==> flow/design.v <==
`timescale 1ns / 1ps
module fir_filter
#(
    parameter NUM_ELEMENTS = 7
)
(
    input clk,
    input rst,
    input [ 7 : 0 ] weight_data,
    input [ 2 : 0 ] weight_idx,
    input weight_valid,
    output weight_ready,
    input [ 7 : 0 ] input_data,
    input input_valid,
    output input_ready,
    output [ 15 : 0 ] output_data,
    input output_ready,
    output output_valid
);
    assign weight_ready = 1;
    assign input_ready = 1;
    assign output_valid = 1;
    reg [7:0] weights [NUM_ELEMENTS-1:0];
    reg [7:0] values [NUM_ELEMENTS-1:0];
    integer i;
    always@(posedge clk)begin
        if (rst)begin
            for (i = 0; i< NUM_ELEMENTS; i = i+1)
                weights[i] = 0;
        end else if (weight_valid)
            weights[weight_idx] = weight_data;
        for (i = NUM_ELEMENTS-1; i> 0; i=i-1)begin
            values[i] <= rst?0:values[i-1];
        end
        values[0] <= rst?0:input_data;
    end
    wire [15:0] intermediate_sums [NUM_ELEMENTS-1:0];
    assign output_data = intermediate_sums[NUM_ELEMENTS-1];  
    generate
        genvar j;
        for (j = 0; j<NUM_ELEMENTS; j=j+1)begin:summation
            assign intermediate_sums[j] = (j?intermediate_sums[j-1]:0) + values[j]*weights[j];
        end
    endgenerate
endmodule
# Reports on fir_filter
# The steps from the RTL of fir_filter to its reports follow in flow order.
# Lines are those of the file above, counted from 1.
# Operators: Yosys type, input widths -> output width; for muxes data width and select width s.
# Library cell names are shortened.
# Not given: -
# setup
top_module,fir_filter
clock_port,clk
cell_library,sky130hd
corner,tt_025C_1v80

# Word level
# Yosys after proc, flatten, opt, wreduce and memory -nomap, before mapping. Enables and synchronous resets that opt folds into registers are not counted as muxes. Print and check cells are not counted. Equal cells are merged and count once.
# Yosys's memory passes give these memory sizes; they may raise the number of words (mostly to a power of two), join words into wider ones and drop unused or constant bits.
# bits
register_bits,56
mem_bits_rw,64
mem_count,1
input_bits,24
# memory_table
memory,size,word_bits,line_no,text
weights,8,8,23,reg [7:0] weights [NUM_ELEMENTS-1:0];
# classes
addsub,6
mul,7
mux,10
reduce_logical,1
# op_table
operator,n
$mul 8x8->16,7
$add 16x16->16,6
$mux 8,3
$mux 3,3
$reduce_or 8->1,1
$mux 1,4

# Logic depth
# Longest topological path by Yosys (ltp), each cell counted once; first at word level (registers and memories cut), then after technology mapping (sequential cells cut; the memories' decode and read muxes count).
# depth
ltp_word,7
abc_area,0
mapped_depth,26

# Netlist
# The flow's flattened synthesis, as Yosys stat reports it; memories are mapped. The netlist is that of the ABC_AREA named above (0 if unset); the other value can give another one.
# synth_totals
mapped_cells,1875
synth_area_um2,18706.7
seq_area_um2,2722.6
ff_cells,112
# by_type
type,n,area_total_um2
fa_1,401,8.03E+03
ha_1,183,2.29E+03
and2_1,302,1.89E+03
inv_1,503,1.89E+03
edfxtp_1,48,1.44E+03
dfxtp_1,64,1.28E+03
nand2_1,168,630.605
nor2b_1,61,381.616
xnor2_1,28,245.235
nor2_1,42,157.651
mux2i_1,8,80.077
clkbuf_1,19,71.318
a21oi_1,10,50.048
a21o_1,6,45.043
nand2b_1,6,37.536
xor2_1,3,26.275
buf_4,3,22.522
o41ai_2,1,16.266
# Not listed: further types 14, cells in them 19.

# Path before layout
# Source: OpenSTA report_checks on the synthesized netlist (no wires, ideal clock, input and output delay 20% of the period each), path of least setup slack; recovery checks are left aside. Register names are those of the netlist, which keeps one name where synthesis merged equal registers.
# synth_path
path_type,register to output
start,reg values[0][4]
end,out output_data[15]
tclk_ns,13.0
arrival_ns,6.659
setup_slack_ns,3.741
delay_ns,6.659
driving_pins,26
path_buffers,1
period_less_setup_slack_ns,9.259
# "delay_ns" is the arrival time less input delay plus setup time.
# A path that ends at an output port has no setup time.
# "driving_pins": output pins that drive a net of the path, with the launching flip-flop's if there is one; two outputs of one cell count as two.
# "period_less_setup_slack_ns" = period - worst setup slack (recovery checks aside). The figure is calculated, with input and output delays left at 20% of the set period.
# The rows between start and end are the longest chain of elaborated cells between them; the timing report does not say that the signal goes this way. Where chains are equally long, one stands for them.
# Each line given opens the expression or statement behind the cell; cells for indexed reads and writes are added by Yosys, which also makes memories of some case tables.
# synth_via
path_cell_list,dfxtp_1 clkbuf_1 and2_1 fa_1 inv_1 fa_1 inv_1 fa_1 fa_1 inv_1 fa_1 fa_1 inv_1 fa_1 fa_1 inv_1 fa_1 inv_1 ha_1 a21o_1 a21o_1 a21oi_1 o21ai_0 o41ai_2 o21ai_1 xnor2_1
elab_chain_len,7
# synth_lines
element,line_no,text
start: declaration,24,reg [7:0] values [NUM_ELEMENTS-1:0];
start: assignment,35,values[0] <= rst?0:input_data;
$mul 8x8->16,42,assign intermediate_sums[j] = (j?intermediate_sums[j-1]:0) + values[j]*weights[j];
$add 16x16->16 (6 in a row),42,
end: declaration,16,"output [ 15 : 0 ] output_data,"

# Path in the finished layout
# Path of least setup slack in the final report of stored run 1 (OpenROAD, finished layout, wires in). Where an end is a register, its clock arrival counts in the times.
# layout_path
path_type,register to output
start,reg values[6][4]
end,out output_data[14]
tclk_ns,13.8
arrival_ns,7.81
setup_slack_ns,3.23
driving_pins,20
path_buffers,1
# The rows between start and end are the longest chain of elaborated cells between them; the timing report does not say that the signal goes this way. Where chains are equally long, one stands for them.
# layout_via
path_cell_list,dfxtp_2 nand2_1 fa_1 fa_1 fa_1 fa_2 fa_1 fa_1 inv_1 fa_1 fa_1 inv_1 fa_1 inv_1 ha_1 a21oi_1 nor2b_1 a311oi_4 xnor2_2 buf_2
elab_chain_len,2
# layout_lines
element,line_no,text
start: declaration,24,reg [7:0] values [NUM_ELEMENTS-1:0];
start: assignment,33,values[i] <= rst?0:values[i-1];
$mul 8x8->16,42,assign intermediate_sums[j] = (j?intermediate_sums[j-1]:0) + values[j]*weights[j];
$add 16x16->16,42,
end: declaration,16,"output [ 15 : 0 ] output_data,"

# Module fir_filter, platform sky130hd: 5 stored runs of the flow (Yosys, OpenROAD) with differing settings, in no particular order. Input and output delays are each 20% of the period that was set; the output load is 0.01 pF.
# "period_reached_ns" means the clock period less the worst setup slack. The figure is calculated, with input and output delays left at 20% of the set period.
# "critical_path_time_ns": the worst setup path's part of the clock period (all of it between registers, 20% less for each end at a port) less its slack. A launch clock that arrives late makes it longer, a capture clock that arrives late makes it shorter.
# Among the settings, -- means not set for that run.
item,stored run 1,stored run 2,stored run 3,stored run 4,stored run 5
CORE_ASPECT_RATIO,0.56,--,--,--,1.41
CORE_UTILIZATION,22,20,62,46,43
CTS_CLUSTER_SIZE,88,--,--,--,--
GPL_TIMING_DRIVEN,0,--,--,0,--
MIN_ROUTING_LAYER,met2,--,met1,met1,met2
PLACE_DENSITY_LB_ADDON,0.01,--,--,0.1,--
SETUP_SLACK_MARGIN,3.51,--,4.42,0.1,1.75
period_ns,13.8,11.4,19.0,15.5,9.91
CAP_MARGIN,20,20,20,20,40
CORE_MARGIN,2,2,6,2,2
SLEW_MARGIN,20,20,10,20,0
CELL_PAD_IN_SITES_DETAIL_PLACEMENT,--,--,0,--,--
CTS_CLUSTER_DIAMETER,--,--,196,--,152
MAX_ROUTING_LAYER,--,--,met5,met4,met4
CELL_PAD_IN_SITES_GLOBAL_PLACEMENT,--,--,--,3,2
HOLD_SLACK_MARGIN,--,--,--,0.05,--
GPL_ROUTABILITY_DRIVEN,--,--,--,--,0
TNS_END_PERCENT,--,--,--,--,40
synthesis_area_um2,18706.7,18706.7,18706.7,18706.7,18706.7
die_area_um2,87478.3,95994.6,34484.5,42296.0,45212.5
critical_path_time_ns,7.81,8.62,8.30,8.65,7.55
timing.worst_path_kind,register to output,register to output,register to output,register to output,register to output
period_reached_ns,10.569,10.897,12.096,11.747,9.532
finish.utilization_pct,26.4,22.4,66.7,50.2,49.2
setup_worst_slack_ns,3.231,0.503,6.904,3.753,0.378
